==> flow/design.v <==
module top_level(f1,f2,p,in_1,in_2,out,clk,clk2);
input [7:0]in_1, in_2;
input clk;
input clk2;
input [15:0]p;   
input [15:0]f1,f2;  
output [15:0]out;
wire [15:0]a,b;
wire [15:0]r1,r2,r3,r4,r5;
convert inst_1(.float(a), .int8(in_1), .clk(clk));  
convert inst_2(.float(b), .int8(in_2), .clk(clk));
mult inst_3(.B(f1), .C(r1), .A(a), .clk(clk));   
mult inst_4(.B(f2), .C(r2), .A(b), .clk(clk));
main_adder inst_5 (.AA(r1), .BB(r2),.clk(clk), .R_add(r3)); 
mux inst_6(.in1(r4), .in2(p), .sel(clk2), .out(r5));  
main_adder inst_7 (.AA(r3), .BB(r5),.clk(clk), .R_add(r4));  
assign out=r4;
endmodule
module convert( float, int8,clk);
input clk;
output [15:0] float;
input [7:0] int8;
reg [4:0] exp;
reg [9:0] mantissa;
integer i;
always @(negedge clk)
begin
if(int8 != 8'b0) 
begin
for(i = 0; i < 8; i = i + 1)
    if(int8[i]) 
      exp = i;
      if(exp < 10)
      mantissa = int8 << (10 - exp);
      else
      mantissa = int8;
      exp = exp + 15;
 end
else begin
 mantissa=0;
exp=0;
    end
end
assign float = {1'b0, exp, mantissa};
endmodule
module mult(B,C, A, clk);
input  [15:0]A;
input clk;
input [15:0]B;
output reg    [15:0]C;
wire          [5:0]e;   
wire           [21:0]m;  
wire            [10:0]A_m;     
wire            [10:0]B_m;     
reg           [4:0]C_e;  
wire            C_sign;  
reg           [9:0]C_m;  
assign C_sign=(A[15]^B[15]); 
assign e[5:0]=(A[14:10]+B[14:10]-4'b1111); 
assign A_m[10:0]={1'b1, A[9:0]};
assign B_m[10:0]={1'b1, B[9:0]};
assign m[21:0]=(A_m[10:0])*(B_m[10:0]);   
always@(posedge clk)
begin
if (A==0)   
  begin
  C<=16'b0;
  end
else begin
    if (m[21]==1'b1) 
    begin
    C_m=m[20:11];
    C_e=e[4:0]+m[21];
    C<={C_sign,C_e[4:0],C_m[9:0]};
    end 
    else begin
    C_m=m[19:10];
    C_e=e[4:0]+m[21];
    C<={C_sign,C_e[4:0],C_m[9:0]};
    end
end
end
endmodule
module main_adder (AA, BB,clk, R_add);
input [15:0] AA, BB; 
input clk;             
output  [15:0] R_add;                
wire [14:0]temp_Sum_M_C; 
wire [13:0]temp_Sub_M_C, temp_lza_count_reg;
wire [15:0]temp_L, temp_S;
compare_adder inst_1  (.C_L(temp_L), .C_S(temp_S), .A(AA), .B(BB),.clk(clk));  
shift_adder inst_2    ( temp_sign, temp_Sum_M_C, temp_Sub_M_C, temp_lza_count_reg, temp_L, temp_S,clk);
adder inst_3          (R_add, temp_L, temp_S, temp_sign, temp_Sum_M_C, temp_Sub_M_C, temp_lza_count_reg,clk );
endmodule
module compare_adder (C_L, C_S, A, B,clk);
input [15:0] A, B;
input clk;
output reg[15:0] C_L, C_S;
always@ (posedge clk)
if (A[14:0]>=B[14:0])
 begin
C_L<=A[15:0]; C_S<=B[15:0];
 end
 else begin
C_L<=B[15:0]; C_S<=A[15:0];
 end
endmodule
module shift_adder ( sign, Sum_M_C, Sub_M_C, lza_count_reg,L, S,clk);
input [15:0] L, S;  
input clk;             
output reg sign;                       
reg [13:0] M_C_L, M_C_S;        
reg [13:0]M_C_Lnew, M_C_Snew;   
output  reg[14:0] Sum_M_C;             
output  reg[13:0] Sub_M_C;            
reg [13:0] Sub_M_CS;                     
output reg [13:0] lza_count_reg;                
reg [4:0] count; 
always@ (*)
begin
M_C_L[13:0]={1'b1, L[9:0], 3'b000};                      
M_C_S[13:0]={1'b1, S[9:0], 3'b000};
sign=L[15];                                              
M_C_Snew[13:0]=M_C_S[13:0]>>(L[14:10]-S[14:10]);         
M_C_Lnew[13:0]=M_C_L[13:0];                              
Sum_M_C[14:0]=M_C_Lnew[13:0]+ M_C_Snew[13:0];            
Sub_M_C[13:0]=M_C_Lnew[13:0]- M_C_Snew[13:0];            
begin 
lza_count_reg=14;                                            
for( count=0; count<14; count=count+1 ) 
if( Sub_M_C[ count ] ) 
lza_count_reg=13-count; 
end 
end
endmodule
module adder(R_add, L, S, sign, Sum_M_C, Sub_M_C,lza_count_reg,clk );
input clk;
input [15:0] L, S;               
input sign;                       
input [14:0] Sum_M_C;             
input [13:0] Sub_M_C;            
reg [13:0] Sub_M_CS;                     
input [13:0] lza_count_reg;                
output reg [15:0] R_add;                
always @(posedge clk)
begin
if (L==0 &  S==0)
  begin
  R_add<=16'b0;
  end
  else begin
if (L[15]^S[15]==0)            
 begin
R_add[15]<=sign;                      
R_add[14:10]<=L[14:10]+Sum_M_C[14];   
 if (Sum_M_C[14]==1)
 begin
 R_add[9:0]<=Sum_M_C[13:4];
 end 
 else begin
 R_add[9:0]<=Sum_M_C[12:3];             
 end
 end 
 else begin                         
R_add[15]<=sign;
R_add[14:10]<=L[14:10]-lza_count_reg;
Sub_M_CS[13:0]=(Sub_M_C[13:0]<<lza_count_reg);
R_add[9:0]<=Sub_M_CS[12:3];          
end
end
end
endmodule
module mux(in1, in2, sel, out);  
input [15:0]in1,in2;
input sel;
output reg [15:0]out;
 always @ (*)  
 begin : MUX        
   if (sel == 1'b0) begin
      out = in1;
   end else begin
       out = in2 ;
   end
end
endmodule  
# ---- Reports on top_level
# Tool output for the design above before and after an edit, in the order of the flow.
# Lines under "orig" count in the file above, lines under "edited" in the edited file.
# "change" is "edited" less "orig", of the values as shown.
# Operators carry their Yosys type and port widths (W data, S select, Z words).
# Not given: -
dict set report design {
  top_module {top_level}
  clock {clk}
  library {sky130hd}
  pvt_corner {tt_025C_1v80}
}

# ---- The edit
# Unified diff, file above to edited file.
# A script made this edit. It changes what the design does and was not meant as an optimisation.
# begin of diff
@@ -91,5 +91,9 @@
 compare_adder inst_1  (.C_L(temp_L), .C_S(temp_S), .A(AA), .B(BB),.clk(clk));  
 shift_adder inst_2    ( temp_sign, temp_Sum_M_C, temp_Sub_M_C, temp_lza_count_reg, temp_L, temp_S,clk);
-adder inst_3          (R_add, temp_L, temp_S, temp_sign, temp_Sum_M_C, temp_Sub_M_C, temp_lza_count_reg,clk );
+wire [15:0] R_add_0, R_add_1;
+adder inst_3          (R_add_0, temp_L, temp_S, temp_sign, temp_Sum_M_C, temp_Sub_M_C, temp_lza_count_reg,clk );
+adder inst_3_twin (R_add_1, temp_L, ~temp_S, temp_sign, temp_Sum_M_C, temp_Sub_M_C,
+    temp_lza_count_reg, clk);
+assign R_add = R_add_0 ^ R_add_1;
 endmodule
 module compare_adder (C_L, C_S, A, B,clk);
# end of diff

# ---- Word level
# Source: Yosys, flattened and elaborated, memories not mapped. Widths are those after wreduce. Registers that Yosys merges into a memory's read port (data or address) are not register bits. Print and check cells do not count. Equal cells are merged and count once.
# element orig edited change
set classes {}
lappend classes {n_addsub 20 20 0}
lappend classes {multipliers 2 2 0}
lappend classes {div 0 0 0}
lappend classes {cmp 4 4 0}
lappend classes {eq_ne 0 0 0}
lappend classes {shift 6 6 0}
lappend classes {muxes 61 65 4}
lappend classes {bitwise 6 16 10}
lappend classes {reduce_logical 10 12 2}
# op orig edited change
set ops {}
lappend ops {{$mux W5} 20 22 2}
lappend ops {{$logic_not A16 Y1} 6 8 2}
lappend ops {{$mux W10} 6 8 2}
lappend ops {{$and A1 B1 Y1} 2 4 2}
lappend ops {{$not A1 Y1} 2 4 2}
lappend ops {{$xor A1 B1 Y1} 2 4 2}
lappend ops {{$not A16 Y16} 0 2 2}
lappend ops {{$xor A16 B16 Y16} 0 2 2}
lappend ops {{$mux W14} 26 26 0}
lappend ops {{$mux W16} 5 5 0}
lappend ops {{$add A5 B1 Y5} 4 4 0}
lappend ops {{$sub A5 B5 Y5} 4 4 0}
lappend ops {{$add A14 B14 Y15} 2 2 0}
lappend ops {{$add A5 B4 Y5 const B} 2 2 0}
lappend ops {{$add A5 B5 Y5} 2 2 0}
lappend ops {{$ge A15 B15 Y1} 2 2 0}
lappend ops {{$lt A5 B4 Y1 const B} 2 2 0}
lappend ops {{$mul A11 B11 Y22} 2 2 0}
lappend ops {{$mux W2} 2 2 0}
lappend ops {{$mux W8} 2 2 0}
lappend ops {{$reduce_and A2 Y1} 2 2 0}
lappend ops {{$reduce_bool A8 Y1} 2 2 0}
lappend ops {{$shl A14 B14 Y13} 2 2 0}
lappend ops {{$shl A8 B32 Y10} 2 2 0}
lappend ops {{$shr A14 B5 Y14} 2 2 0}
lappend ops {{$sub A14 B14 Y14} 2 2 0}
lappend ops {{$sub A4 B5 Y6 const A} 2 2 0}
lappend ops {{$sub A5 B4 Y5 const B} 2 2 0}
# element orig edited change
set bits {}
lappend bits {register_bits 158 190 32}
lappend bits {latch_bits 0 0 0}
lappend bits {ram_bits 0 0 0}
lappend bits {romBits 0 0 0}
lappend bits {clocked_rd_ports_x_width 0 0 0}
lappend bits {memories 0 0 0}
lappend bits {in_bits 66 66 0}
lappend bits {output_inout_bits 16 16 0}
lappend bits {wordCells 127 149 22}

# ---- Depth
# Depth = most cells in a row (Yosys ltp): at word level without a register or memory, in the mapped netlist without a sequential cell, where the memories' decode and read muxes count.
# element orig edited change
set logic_depth {}
lappend logic_depth {ltp_word 19 19 0}
lappend logic_depth {ABC_AREA 0 0 -}
lappend logic_depth {mapped_depth 36 33 -3}
lappend logic_depth {depth_no_buf 32 31 -1}

# ---- Synthesis result
# The flow's flattened synthesis, as Yosys stat reports it; memories are mapped. The netlist is that of the ABC_AREA named above (0 if unset); the other value can give another one.
# cell orig edited change
set by_type {}
lappend by_type {sky130_fd_sc_hd__mux2i_1 60 108 48}
lappend by_type {sky130_fd_sc_hd__o21ai_0 112 77 -35}
lappend by_type {sky130_fd_sc_hd__dfxtp_1 158 190 32}
lappend by_type {sky130_fd_sc_hd__o22ai_1 4 30 26}
lappend by_type {sky130_fd_sc_hd__inv_1 339 364 25}
lappend by_type {sky130_fd_sc_hd__xnor2_1 56 80 24}
lappend by_type {sky130_fd_sc_hd__a21oi_1 144 122 -22}
lappend by_type {sky130_fd_sc_hd__xor2_1 29 47 18}
lappend by_type {sky130_fd_sc_hd__o211ai_1 29 12 -17}
lappend by_type {sky130_fd_sc_hd__a211oi_1 22 39 17}
lappend by_type {sky130_fd_sc_hd__nor3_1 57 42 -15}
lappend by_type {sky130_fd_sc_hd__mux2_2 53 68 15}
lappend by_type {sky130_fd_sc_hd__clkbuf_1 83 94 11}
lappend by_type {sky130_fd_sc_hd__nor2_1 181 189 8}
lappend by_type {sky130_fd_sc_hd__buf_2 15 8 -7}
lappend by_type {sky130_fd_sc_hd__o221ai_1 10 3 -7}
lappend by_type {sky130_fd_sc_hd__a2bb2oi_1 1 8 7}
lappend by_type {sky130_fd_sc_hd__nand2_1 235 229 -6}
# Not every row of either side is listed.
# element orig edited change
set mapped {}
lappend mapped {cell_count 2532 2640 108}
lappend mapped {area_um2 20642.3 22132.5 1490.2}
lappend mapped {sequential_area_um2 3163.0 3803.6 640.6}
lappend mapped {ff_cells 158 190 32}
lappend mapped {buf_cells 110 110 0}
# By module: a second synthesis without flattening, with its own total; a netlist apart from the flattened one above.
# element orig edited change
set hier_totals {}
lappend hier_totals {cells_unflattened 2548 3004 456}
lappend hier_totals {hier_area_um2 21712.1 25373.1 3661.0}
# Each row is one instance without its submodules.
# module n_inst n_cells area_um2 seq_area_um2
set modules_orig {}
lappend modules_orig {mult 2 547 4655.7 320.3}
lappend modules_orig {shift_adder 2 308 2183.3 0.0}
lappend modules_orig {compare_adder 2 121 1524.0 640.6}
lappend modules_orig {adder 2 178 1462.7 320.3}
lappend modules_orig {convert 2 111 905.9 300.3}
lappend modules_orig {mux 1 18 249.0 0.0}
lappend modules_orig {main_adder 2 0 0.0 0.0}
lappend modules_orig {top_level 1 0 0.0 0.0}
# module n_inst n_cells area_um2 seq_area_um2
set modules_edited {}
lappend modules_edited {mult 2 551 4698.3 320.3}
lappend modules_edited {adder 4 178 1462.7 320.3}
lappend modules_edited {shift_adder 2 322 2308.5 0.0}
lappend modules_edited {compare_adder 2 121 1524.0 640.6}
lappend modules_edited {convert 2 111 905.9 300.3}
lappend modules_edited {main_adder 2 32 200.2 0.0}
lappend modules_edited {mux 1 18 249.0 0.0}
lappend modules_edited {top_level 1 0 0.0 0.0}

# ---- Flow runs
# Both versions went through the flow (Yosys, OpenROAD) with the same settings in each pair. Constraints: input delay and output delay 20% of the set period each, output load 0.01 pF.
dict set report settings_set_A {
  period_ns 13.3
  CAP_MARGIN 20
  CORE_MARGIN 2
  CORE_UTILIZATION 40
  SLEW_MARGIN 20
}
# element orig edited change
set results_set_A {}
lappend results_set_A {post_synth_area_um2 20642.3 22132.5 1490.2}
lappend results_set_A {final_die_area_um2 53439.6 57228.6 3789.0}
lappend results_set_A {post_route_stdcell_area_um2 23351.1 24537.3 1186.2}
lappend results_set_A {fin_util_frac 0.456 0.447 -0.009}
lappend results_set_A {fin_ws_ns 0.201 0.300 0.099}
lappend results_set_A {total_negative_slack_ns 0.000 0.000 0.000}
lappend results_set_A {hold_worst_slack_ns 0.424 0.434 0.010}
dict set report settings_set_B {
  CORE_UTILIZATION 19
  GPL_ROUTABILITY_DRIVEN 0
  period_ns 16.6
  CAP_MARGIN 20
  CORE_MARGIN 2
  SLEW_MARGIN 20
}
# element orig edited change
set results_set_B {}
lappend results_set_B {post_synth_area_um2 20642.3 22132.5 1490.2}
lappend results_set_B {final_die_area_um2 111296.0 119232.0 7936.0}
lappend results_set_B {post_route_stdcell_area_um2 23583.9 25263.0 1679.1}
lappend results_set_B {fin_util_frac 0.22 0.218 -0.002}
lappend results_set_B {fin_ws_ns 0.814 0.851 0.037}
lappend results_set_B {total_negative_slack_ns 0.000 0.000 0.000}
lappend results_set_B {hold_worst_slack_ns 0.448 0.476 0.028}
